==> flow/design.v <==
module Decoder (
input  wire [1:0] IN ,
output reg  [3:0] OUT
);
always @(*)
  begin
  OUT = 4'b0000 ;
    case (IN)
     2'b00 : OUT = 4'b0001 ;
     2'b01 : OUT = 4'b0010 ;          
     2'b10 : OUT = 4'b0100 ;     
     2'b11 : OUT = 4'b1000 ;     
   endcase
 end 
 endmodule
module ARITHMATIC_UNIT
  #(parameter IN_DATA_WIDTH= 16,
              OUT_DATA_WIDTH=16
  )
  (
  input wire      [IN_DATA_WIDTH-1:0]        A,
  input wire      [IN_DATA_WIDTH-1:0]        B,
  input wire      [1:0]                      ALU_FUN,
  input wire                                 Clk,
  input wire                                 RST,
  input wire                                 Arithmaitc_Enable,
  output reg     [OUT_DATA_WIDTH-1:0]       Arith_out,
  output reg                                Arith_Flag,
  output reg                                Carry_out
  );
   reg     [OUT_DATA_WIDTH-1:0]       Arith_out_signal;
   reg     [1:0]                      Arith_Flag_signal;
   wire                              Carry_out_signal;
always@(posedge Clk or negedge RST)
begin
  if(!RST)
    begin
      Arith_out<=0;
      Arith_Flag<=0;
      Carry_out<=0;
    end
  else 
    begin
     Arith_out<=Arith_out_signal;
     Arith_Flag<=Arith_Flag_signal;
     Carry_out<=Carry_out_signal;
    end
end
always@(*)
begin
  Arith_out_signal=16'b0;
  Arith_Flag_signal=1'b0;
  if(Arithmaitc_Enable)
    begin
      case(ALU_FUN)
        2'b00:begin
          Arith_out_signal=A+B;
            Arith_Flag_signal=1'b1;
        end
        2'b01:begin
          Arith_out_signal=A-B;
            Arith_Flag_signal=1'b1;
        end
        2'b10:begin
          Arith_out_signal=A*B;
            Arith_Flag_signal=1'b1;
        end
        2'b11:begin
          Arith_out_signal=(B==0)?32'h0000FFFF:A/B;
            Arith_Flag_signal=1'b1;
        end   
    endcase
    end
    else
      begin
        Arith_out_signal=16'b0;
        Arith_Flag_signal=1'b0;
      end
end
assign  Carry_out_signal= Arith_out_signal[IN_DATA_WIDTH];
endmodule
module LOGIC_UNIT
   #(parameter IN_DATA_WIDTH= 16,
              OUT_DATA_WIDTH=16
  )
  (
  input wire      [IN_DATA_WIDTH-1:0]        A,
  input wire      [IN_DATA_WIDTH-1:0]        B,
  input wire      [1:0]                      ALU_FUN,
  input wire                                 Clk,
  input wire                                 RST,
  input wire                                 LOGIC_Enable,
  output reg     [OUT_DATA_WIDTH-1:0]        LOGICAL_out,
  output reg                                 LOGICAL_Flag
  );
  reg [OUT_DATA_WIDTH-1:0]        LOGICAL_out_signal;
  reg                             LOGICAL_Flag_siganl;
  always@(posedge Clk or negedge RST)
  begin
    if(!RST)
      begin
      LOGICAL_out<=16'b0;
      LOGICAL_Flag<=1'b0;
      end
    else
      begin
      LOGICAL_out<=LOGICAL_out_signal;
      LOGICAL_Flag<=LOGICAL_Flag_siganl;
      end
  end
  always@(*)
  begin
    LOGICAL_Flag_siganl=1'b0;
    LOGICAL_out_signal=16'b0;
    if(LOGIC_Enable)
      begin
        case(ALU_FUN)
           2'b00 : begin
              LOGICAL_out_signal = A & B ;
              LOGICAL_Flag_siganl = 1'b1 ;              
		      end
          2'b01 : begin
              LOGICAL_out_signal = A | B ;
              LOGICAL_Flag_siganl = 1'b1 ;           
		      end
         2'b10 : begin
              LOGICAL_out_signal = ~(A & B) ;
              LOGICAL_Flag_siganl = 1'b1 ;           
		      end
         2'b11 : begin
              LOGICAL_out_signal = ~(A | B) ;
              LOGICAL_Flag_siganl = 1'b1 ;           
		      end
		    endcase
		   end
		   else
		     begin
		        LOGICAL_Flag_siganl=1'b0;
            LOGICAL_out_signal=16'b0;
		       end
		end
		endmodule
module SHIFT_UNIT  
   #(parameter IN_DATA_WIDTH= 16,
              OUT_DATA_WIDTH=16
  )
  (
  input wire      [IN_DATA_WIDTH-1:0]        A,
  input wire      [IN_DATA_WIDTH-1:0]        B,
  input wire      [1:0]                      ALU_FUN,
  input wire                                 Clk,
  input wire                                 RST,
  input wire                                 SHIFT_Enable,
  output reg     [OUT_DATA_WIDTH-1:0]        SHIFT_OUT,
  output reg                                 SHIFT_FLAG
  );
  reg [OUT_DATA_WIDTH-1:0]        SHIFT_OUT_SIGNAL;
  reg                             SHIFT_FLAG_SIGNAL;
  always@(posedge Clk or negedge RST)
  begin
    if(!RST)
      begin
        SHIFT_OUT<=16'b0;
        SHIFT_FLAG<=1'b0;
      end
    else
      begin
      SHIFT_OUT<=SHIFT_OUT_SIGNAL;
      SHIFT_FLAG<=SHIFT_FLAG_SIGNAL;
      end
  end
  always@(*)
  begin 
    SHIFT_OUT_SIGNAL = 1'b0 ;
    SHIFT_FLAG_SIGNAL = 1'b0 ;
	if(SHIFT_Enable)
      case (ALU_FUN)
      2'b00 : begin
              SHIFT_OUT_SIGNAL = A >> 1  ;
              SHIFT_FLAG_SIGNAL = 1'b1 ;              
		      end
      2'b01 : begin
              SHIFT_OUT_SIGNAL = A << 1 ;
              SHIFT_FLAG_SIGNAL = 1'b1 ;           
		      end
      2'b10 : begin
              SHIFT_OUT_SIGNAL = B >> 1 ;
              SHIFT_FLAG_SIGNAL = 1'b1 ;           
		      end
      2'b11 : begin
              SHIFT_OUT_SIGNAL = B << 1 ;
              SHIFT_FLAG_SIGNAL = 1'b1 ;           
		      end
      endcase
	else
	 begin
      SHIFT_OUT_SIGNAL = 1'b0 ;
      SHIFT_FLAG_SIGNAL = 1'b0 ;
     end
 end
 endmodule
module CMP_UNIT 
  #(parameter IN_DATA_WIDTH= 16,
              OUT_DATA_WIDTH=16
  )
    (
  input wire      [IN_DATA_WIDTH-1:0]        A,
  input wire      [IN_DATA_WIDTH-1:0]        B,
  input wire      [1:0]                      ALU_FUN,
  input wire                                 Clk,
  input wire                                 RST,
  input wire                                 CMP_Enable,
  output reg     [OUT_DATA_WIDTH-1:0]        CMP_out,
  output reg                                 CMP_Flag
  );
  reg [OUT_DATA_WIDTH-1:0]        CMP_out_signal;
  reg                             CMP_Flag_siganl;
  always@(posedge Clk or negedge RST)
  begin
    if(!RST)
      begin
        CMP_out<=16'b0;
        CMP_Flag<=1'b0; 
      end
    else
      begin
      CMP_out<=CMP_out_signal;
      CMP_Flag<=CMP_Flag_siganl;
      end
  end
  always@(*)
  begin
    CMP_Flag_siganl=1'b0;
    CMP_out_signal=16'b0;
    if(CMP_Enable)
      begin
        case(ALU_FUN)
           2'b00 : begin
              CMP_out_signal = 16'b0  ;
              CMP_Flag_siganl = 1'b1 ;              
		               end
           2'b01 : begin
              CMP_Flag_siganl = 1'b1 ;  
              if (A==B)
                CMP_out_signal = 16'b1;
              else
                CMP_out_signal = 16'b0;			  
		               end
          2'b10 : begin
              CMP_Flag_siganl = 1'b1 ;  
              if (A>B)
                CMP_out_signal = 16'b10;
              else
                CMP_out_signal = 16'b0;			  
		              end
          2'b11 : begin
              CMP_Flag_siganl = 1'b1 ; 
              if (A<B)
                CMP_out_signal = 16'b11;
              else
                CMP_out_signal = 16'b0;			  
		              end
		         endcase
		     end
		   else
		     begin
		        CMP_Flag_siganl=1'b0;
            CMP_out_signal=16'b0;
		       end
		end
		endmodule
module ALU_TOP 
  #(parameter INDATA_WIDTH=16,
              Arithmatic_width=INDATA_WIDTH+INDATA_WIDTH,
              Logic_Width= INDATA_WIDTH,
              Shift_Width=INDATA_WIDTH,
              CMP_Width=3
  )
(
input wire [INDATA_WIDTH-1:0]           A,
input wire [INDATA_WIDTH-1:0]           B,
input wire [3:0]                        ALU_FUN,
input wire                              CLK,
input wire                              RST,
output wire [Arithmatic_width-1:0]      Arith_OUT,
output wire [Logic_Width-1:0]           Logic_OUT,
output wire [Shift_Width-1:0]           Shift_OUT,
output wire [CMP_Width-1:0]             CMP_OUT,
output wire                             Arith_FLAG,
output wire                             Carry_OUT,
output wire                             Logic_FLAG,
output wire                             Shift_FLAG,
output wire                             CMP_FLAG
);
wire                  Arith_enable ;
wire                  Logic_enable ;
wire                  Shift_enable ;
wire                  CMP_enable ;
Decoder mapping_Decoder(
.IN(ALU_FUN[3:2]),
.OUT({Shift_enable,CMP_enable,Logic_enable,Arith_enable})
);
ARITHMATIC_UNIT #(.IN_DATA_WIDTH(INDATA_WIDTH),.OUT_DATA_WIDTH(Arithmatic_width))mapping_Arith
(
.A(A),
.B(B),
.ALU_FUN(ALU_FUN[1:0]),
.Clk(CLK),
.RST(RST),
.Arithmaitc_Enable(Arith_enable),
.Arith_out(Arith_OUT),
.Arith_Flag(Arith_FLAG),
.Carry_out(Carry_OUT)
);
LOGIC_UNIT #(.IN_DATA_WIDTH(INDATA_WIDTH),.OUT_DATA_WIDTH(Logic_Width))mapping_Logic
(
.A(A),
.B(B),
.ALU_FUN(ALU_FUN[1:0]),
.Clk(CLK),
.RST(RST),
.LOGIC_Enable(Logic_enable),
.LOGICAL_out(Logic_OUT),
.LOGICAL_Flag(Logic_FLAG)
);
SHIFT_UNIT  #(.IN_DATA_WIDTH(INDATA_WIDTH),.OUT_DATA_WIDTH(Shift_Width))mapping_Shift
(
.A(A),
.B(B),
.ALU_FUN(ALU_FUN[1:0]),
.Clk(CLK),
.RST(RST),
.SHIFT_Enable(Shift_enable),
.SHIFT_OUT(Shift_OUT),
.SHIFT_FLAG(Shift_FLAG)
);
CMP_UNIT #(.IN_DATA_WIDTH(INDATA_WIDTH),.OUT_DATA_WIDTH(CMP_Width))mapping_Cmp
(
.A(A),
.B(B),
.ALU_FUN(ALU_FUN[1:0]),
.Clk(CLK),
.RST(RST),
.CMP_Enable(CMP_enable),
.CMP_out(CMP_OUT),
.CMP_Flag(CMP_FLAG)
);
endmodule
==> reports on ALU_TOP <==
### Reports on ALU_TOP

Module ALU_TOP before and after one edit of its RTL, step after step.
"before" refers to lines of the RTL above, "after" to lines of the edited file.
"difference" is "after" less "before", of the values as shown.
Operators: Yosys type, input widths -> output width; for muxes data width and select width s.
Library cell names are shortened.
Not given: -

| design | value |
|---|---|
| top module | ALU_TOP |
| clock port | CLK |
| library | sky130hd |
| corner | tt_025C_1v80 |

### Edit of the RTL

Unified diff, file above to edited file.
The edit is scripted, without regard to the design's behaviour, which it may alter; it was not made to optimise anything.

```diff
@@ -275,5 +275,5 @@
               Logic_Width= INDATA_WIDTH,
               Shift_Width=INDATA_WIDTH,
-              CMP_Width=3
+              CMP_Width=6
   )
 (
```

### Word-level counts

Yosys after proc, flatten, opt, wreduce and memory -nomap, before mapping. Enables and synchronous resets that opt folds into registers are not counted as muxes. Memory bits, and registers merged into a memory's read port (data or address), are not among the register bits. Print and check cells are not counted.

Storage and ports:

| element | before | after | difference |
|---|---|---|---|
| register bits | 72 | 75 | +3 |
| latch bits | 0 | 0 | 0 |
| bits in writable memories | 0 | 0 | 0 |
| ROM bits | 0 | 0 | 0 |
| clocked read ports x word width | 0 | 0 | 0 |
| memories | 0 | 0 | 0 |
| input bits | 38 | 38 | 0 |
| output and inout port bits | 72 | 75 | +3 |
| word-level cells | 49 | 49 | 0 |

Operators by class:

| element | before | after | difference |
|---|---|---|---|
| add/subtract/negate cells | 2 | 2 | 0 |
| $mul | 1 | 1 | 0 |
| div/mod/pow operators | 1 | 1 | 0 |
| order comparisons | 2 | 2 | 0 |
| equality and inequality tests | 7 | 7 | 0 |
| shift-type cells | 0 | 0 | 0 |
| mux-type cells | 19 | 19 | 0 |
| bitwise gates (word level) | 4 | 4 | 0 |
| reduce/logical cells | 4 | 4 | 0 |

Operators with widths:

| operator | before | after | difference |
|---|---|---|---|
| $mux 3 | 1 | 0 | -1 |
| $pmux 3 s4 | 1 | 0 | -1 |
| $mux 6 | 0 | 1 | +1 |
| $pmux 6 s4 | 0 | 1 | +1 |
| $mux 1 | 7 | 7 | 0 |
| $eq 2x2->1 const B | 4 | 4 | 0 |
| $eq 2x1->1 const B | 2 | 2 | 0 |
| $logic_not 2->1 | 2 | 2 | 0 |
| $mux 16 | 2 | 2 | 0 |
| $mux 2 | 2 | 2 | 0 |
| $mux 32 | 2 | 2 | 0 |
| $not 16->16 | 2 | 2 | 0 |
| $pmux 16 s4 | 2 | 2 | 0 |
| $add 16x16->17 | 1 | 1 | 0 |
| $and 16x16->16 | 1 | 1 | 0 |
| $div 16x16->32 | 1 | 1 | 0 |
| $eq 16x16->1 | 1 | 1 | 0 |
| $gt 16x16->1 | 1 | 1 | 0 |
| $logic_not 16->1 | 1 | 1 | 0 |
| $lt 16x16->1 | 1 | 1 | 0 |
| $mul 16x16->32 | 1 | 1 | 0 |
| $or 16x16->16 | 1 | 1 | 0 |
| $pmux 32 s4 | 1 | 1 | 0 |
| $pmux 4 s4 | 1 | 1 | 0 |
| $reduce_or 4->1 | 1 | 1 | 0 |
| $sub 16x16->17 | 1 | 1 | 0 |

### Depth

Depth = most cells in a row (Yosys ltp): at word level without a register or memory, in the mapped netlist without a sequential cell, where the memories' decode and read muxes count.

Depth:

| element | before | after | difference |
|---|---|---|---|
| depth in word-level cells | 4 | 4 | 0 |
| ABC_AREA | 0 | 0 | - |
| mapped depth | 488 | 488 | 0 |
| depth with buffers taken out | 446 | 446 | 0 |

### Netlist

Source: synth_stat.txt of the flow (Yosys; design flattened, memories mapped). It holds for the ABC_AREA given above (unset counts as 0); a run with the other value may have another netlist.

Synthesis totals:

| element | before | after | difference |
|---|---|---|---|
| standard cells after synthesis | 4596 | 4599 | +3 |
| mapped area (um^2) | 34658.2 | 34680.8 | +22.6 |
| flip-flops | 70 | 70 | 0 |
| buffer cells | 171 | 174 | +3 |

Cells by type:

| cell type | before | after | difference |
|---|---|---|---|
| buf_4 | 6 | 9 | +3 |
| ha_1 | 546 | 546 | 0 |
| nor2_1 | 478 | 478 | 0 |
| nand2_1 | 441 | 441 | 0 |
| inv_1 | 336 | 336 | 0 |
| a21oi_1 | 331 | 331 | 0 |
| nor3_1 | 217 | 217 | 0 |
| o21a_1 | 204 | 204 | 0 |
| fa_1 | 196 | 196 | 0 |
| xnor2_1 | 177 | 177 | 0 |
| o21ai_0 | 156 | 156 | 0 |
| clkbuf_1 | 122 | 122 | 0 |
| a21o_1 | 84 | 84 | 0 |
| mux2_2 | 82 | 82 | 0 |
| o31ai_1 | 76 | 76 | 0 |
| or2_2 | 76 | 76 | 0 |
| dfrtp_1 | 70 | 70 | 0 |
| xor2_1 | 68 | 68 | 0 |

Not every row of either side is listed.
By module: a second synthesis without flattening, with its own total; a netlist apart from the flattened one above.

Second synthesis, totals:

| element | before | after | difference |
|---|---|---|---|
| cell total of the unflattened synthesis | 4649 | 4550 | -99 |
| area (unflattened synthesis) (um^2) | 35027.3 | 34523.1 | -504.2 |

Rows give one instance, submodules left out.

By module, before:

| module | times used | cells | area (um^2) |
|---|---|---|---|
| ARITHMATIC_UNIT | 1 | 4462 | 32915.3 |
| LOGIC_UNIT | 1 | 56 | 807.0 |
| SHIFT_UNIT | 1 | 55 | 732.0 |
| CMP_UNIT | 1 | 72 | 546.8 |
| Decoder | 1 | 4 | 26.3 |
| ALU_TOP | 1 | 0 | 0.0 |

By module, after:

| module | times used | cells | area (um^2) |
|---|---|---|---|
| ARITHMATIC_UNIT | 1 | 4360 | 32388.6 |
| LOGIC_UNIT | 1 | 56 | 807.0 |
| SHIFT_UNIT | 1 | 55 | 732.0 |
| CMP_UNIT | 1 | 75 | 569.3 |
| Decoder | 1 | 4 | 26.3 |
| ALU_TOP | 1 | 0 | 0.0 |

### Timing after synthesis

Path of least setup slack by OpenSTA after synthesis, without wires, with an ideal clock, recovery checks aside; 20% of the period is set as input and as output delay. Where synthesis merged equal registers, the netlist keeps one of their names.

Timing path post-synthesis:

| element | before | after | difference |
|---|---|---|---|
| path type | input to register | input to register | - |
| from | input port B[1] | input port B[1] | - |
| to | register mapping_Arith.Arith_out[0] | register mapping_Arith.Arith_out[0] | - |
| clock period (ps) | 110000 | 110000 | 0 |
| setup time (ps) | 133 | 133 | 0 |
| arrival time (ps) | 113332 | 113332 | 0 |
| data required time (ps) | 109867 | 109867 | 0 |
| setup slack (ps) | -3465 | -3465 | 0 |
| delay of the path (ps) | 91465 | 91465 | 0 |
| stages on the path | 459 | 459 | 0 |
| buffers on the path | 51 | 51 | 0 |
| synthesis period reached (ps) | 113465 | 113465 | 0 |

"delay of the path" = arrival - input delay + setup time.
"stages on the path": output pins that drive a net of the path, with the launching flip-flop's if there is one; two outputs of one cell count as two.
"synthesis period reached" = period - worst setup slack (recovery checks aside). The figure is calculated, with input and output delays left at 20% of the set period.
The rows between start and end are the longest chain of elaborated cells between them; the timing report does not say that the signal goes this way. Where chains are equally long, one stands for them.
A line is the first line of the expression or statement that the cell stems from. Yosys adds cells for indexed reads and writes and turns some case tables into memories.

| between the ends, post-synthesis, before | value |
|---|---|
| cells stage by stage | clkbuf_1 > clkinv_1 > ha_1 > or3_1 > nand3_1 > nor4_1 > a31o_2 > ha_1 > a21oi_1 > nand2_1 > and4_1 > a311oi_1 > nor2_1 > ha_1 > o21a_1 > nor2_1 > or4_1 > buf_2 > [423 not listed] > a21oi_1 > nor2b_1 > o21ai_0 > nand2b_1 > a21oi_1 > nor2b_1 > o21ai_0 > nand2b_1 > a21oi_1 > nor2b_1 > o21ai_0 > nand2b_1 > a21oi_1 > nor2b_1 > o21ai_0 > and4_1 > o221a_2 > a31oi_1 |
| cells in the longest elaborated chain | 4 |
| elaborated cells between the ends (all ways) | 5 |
| source lines of those cells | 3 |
| those cells by class | div (1); mux (3); reduce/logical (1) |

RTL lines, path post-synthesis, before:

| element | RTL line | source |
|---|---|---|
| start, declared | 281 | `input wire [INDATA_WIDTH-1:0]           B,` |
| $div 16x16->32 | 69 | `Arith_out_signal=(B==0)?32'h0000FFFF:A/B;` |
| $mux 32 | 69 |  |
| $pmux 32 s4 | 55 | `case(ALU_FUN)` |
| $mux 32 | 53 | `if(Arithmaitc_Enable)` |
| end, assigned | 38 | `Arith_out<=0;` |
| end, assigned | 44 | `Arith_out<=Arith_out_signal;` |
| end, declared | 27 | `output reg     [OUT_DATA_WIDTH-1:0]       Arith_out,` |

| between the ends, post-synthesis, after | value |
|---|---|
| cells stage by stage | clkbuf_1 > clkinv_1 > ha_1 > or3_1 > nand3_1 > nor4_1 > a31o_2 > ha_1 > a21oi_1 > nand2_1 > and4_1 > a311oi_1 > nor2_1 > ha_1 > o21a_1 > nor2_1 > or4_1 > buf_2 > [423 not listed] > a21oi_1 > nor2b_1 > o21ai_0 > nand2b_1 > a21oi_1 > nor2b_1 > o21ai_0 > nand2b_1 > a21oi_1 > nor2b_1 > o21ai_0 > nand2b_1 > a21oi_1 > nor2b_1 > o21ai_0 > and4_1 > o221a_2 > a31oi_1 |
| cells in the longest elaborated chain | 4 |
| elaborated cells between the ends (all ways) | 5 |
| source lines of those cells | 3 |
| those cells by class | div (1); mux (3); reduce/logical (1) |

RTL lines, path post-synthesis, after:

| element | RTL line | source |
|---|---|---|
| start, declared | 281 | `input wire [INDATA_WIDTH-1:0]           B,` |
| $div 16x16->32 | 69 | `Arith_out_signal=(B==0)?32'h0000FFFF:A/B;` |
| $mux 32 | 69 |  |
| $pmux 32 s4 | 55 | `case(ALU_FUN)` |
| $mux 32 | 53 | `if(Arithmaitc_Enable)` |
| end, assigned | 38 | `Arith_out<=0;` |
| end, assigned | 44 | `Arith_out<=Arith_out_signal;` |
| end, declared | 27 | `output reg     [OUT_DATA_WIDTH-1:0]       Arith_out,` |

### Path in the finished layout

From the final timing report of each run of pair A: the path of least setup slack in the routed layout; clock arrival at registers is part of the times.
The report prints the path's times to 10 ps; the period is as set.

Timing path post-layout:

| element | before | after | difference |
|---|---|---|---|
| path type | input to register | input to register | - |
| from | input port B[13] | input port A[9] | - |
| to | register mapping_Arith.Arith_out[0] | register mapping_Arith.Arith_out[0] | - |
| clock period (ps) | 110000 | 110000 | 0 |
| setup time (ps) | 120 | 120 | 0 |
| arrival time (ps) | 105790 | 106040 | +250 |
| data required time (ps) | 110250 | 110260 | +10 |
| setup slack (ps) | 4460 | 4220 | -240 |
| stages on the path | 435 | 433 | -2 |
| buffers on the path | 13 | 13 | 0 |

The rows between start and end are the longest chain of elaborated cells between them; the timing report does not say that the signal goes this way. Where chains are equally long, one stands for them.

| between the ends, post-layout, before | value |
|---|---|
| cells stage by stage | clkdlybuf4s50_1 > or4_4 > nor2_4 > and3_1 > and2_1 > ha_1 > or3_1 > nand3_1 > nor4_2 > a31o_2 > ha_1 > a21oi_1 > nand2_1 > and4_1 > a311oi_2 > nor2_1 > ha_1 > o21a_1 > [399 not listed] > a21oi_1 > nor2b_1 > o21ai_1 > nand2b_1 > a21oi_2 > nor2b_1 > o21ai_1 > nand2b_1 > a21oi_1 > nor2b_1 > o21ai_1 > nand2b_1 > a21oi_1 > nor2b_1 > o21ai_1 > and4_1 > o221a_2 > a31oi_1 |
| cells in the longest elaborated chain | 4 |
| elaborated cells between the ends (all ways) | 5 |
| source lines of those cells | 3 |
| those cells by class | div (1); mux (3); reduce/logical (1) |

RTL lines, path post-layout, before:

| element | RTL line | source |
|---|---|---|
| start, declared | 281 | `input wire [INDATA_WIDTH-1:0]           B,` |
| $div 16x16->32 | 69 | `Arith_out_signal=(B==0)?32'h0000FFFF:A/B;` |
| $mux 32 | 69 |  |
| $pmux 32 s4 | 55 | `case(ALU_FUN)` |
| $mux 32 | 53 | `if(Arithmaitc_Enable)` |
| end, assigned | 38 | `Arith_out<=0;` |
| end, assigned | 44 | `Arith_out<=Arith_out_signal;` |
| end, declared | 27 | `output reg     [OUT_DATA_WIDTH-1:0]       Arith_out,` |

| between the ends, post-layout, after | value |
|---|---|
| cells stage by stage | clkdlybuf4s50_1 > inv_2 > nand3_1 > buf_4 > nor4_4 > and2_4 > ha_1 > or3_1 > nand3_1 > nor4_2 > a31o_2 > ha_4 > a21oi_2 > nand2_2 > and4_1 > a311oi_2 > nor2_1 > ha_1 > [397 not listed] > a21oi_1 > nor2b_1 > o21ai_0 > nand2b_1 > a21oi_1 > nor2b_1 > o21ai_0 > nand2b_1 > a21oi_1 > nor2b_1 > o21ai_0 > nand2b_1 > a21oi_1 > nor2b_1 > o21ai_1 > and4_1 > o221a_2 > a31oi_1 |
| cells in the longest elaborated chain | 4 |
| elaborated cells between the ends (all ways) | 4 |
| source lines of those cells | 3 |
| those cells by class | div (1); mux (3) |

RTL lines, path post-layout, after:

| element | RTL line | source |
|---|---|---|
| start, declared | 280 | `input wire [INDATA_WIDTH-1:0]           A,` |
| $div 16x16->32 | 69 | `Arith_out_signal=(B==0)?32'h0000FFFF:A/B;` |
| $mux 32 | 69 |  |
| $pmux 32 s4 | 55 | `case(ALU_FUN)` |
| $mux 32 | 53 | `if(Arithmaitc_Enable)` |
| end, assigned | 38 | `Arith_out<=0;` |
| end, assigned | 44 | `Arith_out<=Arith_out_signal;` |
| end, declared | 27 | `output reg     [OUT_DATA_WIDTH-1:0]       Arith_out,` |

### Layout results

Both versions went through the flow (Yosys, OpenROAD) with the same settings in each pair. Constraints: input delay and output delay 20% of the set period each, output load 0.01 pF.

| settings, pair A | value |
|---|---|
| CORE_UTILIZATION | 40 |
| period_ns | 110.0 |
| CAP_MARGIN | 20 |
| CORE_MARGIN | 2 |
| SLEW_MARGIN | 20 |

Results, pair A:

| element | before | after | difference |
|---|---|---|---|
| mapped cell area after synthesis (um^2) | 34658.2 | 34680.8 | +22.6 |
| die outline area (um^2) | 89015.7 | 89072.4 | +56.7 |
| standard-cell area after layout (um^2) | 40700.3 | 40802.9 | +102.6 |
| utilization in the final report | 0.476 | 0.477 | +0.001 |
| setup slack of the worst path (ps) | 4456 | 4220 | -236 |
| total negative slack on setup checks (ps) | 0 | 0 | 0 |
| reached clock period (ps) | 105544 | 105780 | +236 |

| settings, pair B | value |
|---|---|
| CORE_ASPECT_RATIO | 1.49 |
| CORE_UTILIZATION | 41 |
| CTS_CLUSTER_DIAMETER | 382 |
| MAX_ROUTING_LAYER | met4 |
| MIN_ROUTING_LAYER | met1 |
| SETUP_SLACK_MARGIN | 5.0 |
| SLEW_MARGIN | 5 |
| period_ns | 109.0 |
| CAP_MARGIN | 20 |
| CORE_MARGIN | 2 |

Results, pair B:

| element | before | after | difference |
|---|---|---|---|
| mapped cell area after synthesis (um^2) | 34658.2 | 34680.8 | +22.6 |
| die outline area (um^2) | 86920.2 | 86976.8 | +56.6 |
| standard-cell area after layout (um^2) | 42390.7 | 42675.9 | +285.2 |
| utilization in the final report | 0.504 | 0.507 | +0.003 |
| setup slack of the worst path (ps) | 4677 | 5762 | +1085 |
| total negative slack on setup checks (ps) | 0 | 0 | 0 |
| reached clock period (ps) | 104323 | 103238 | -1085 |

By "reached clock period" is meant the clock period of the run minus its worst setup slack. This is arithmetic on one report: input and output delays are still those of the set period (20% each).
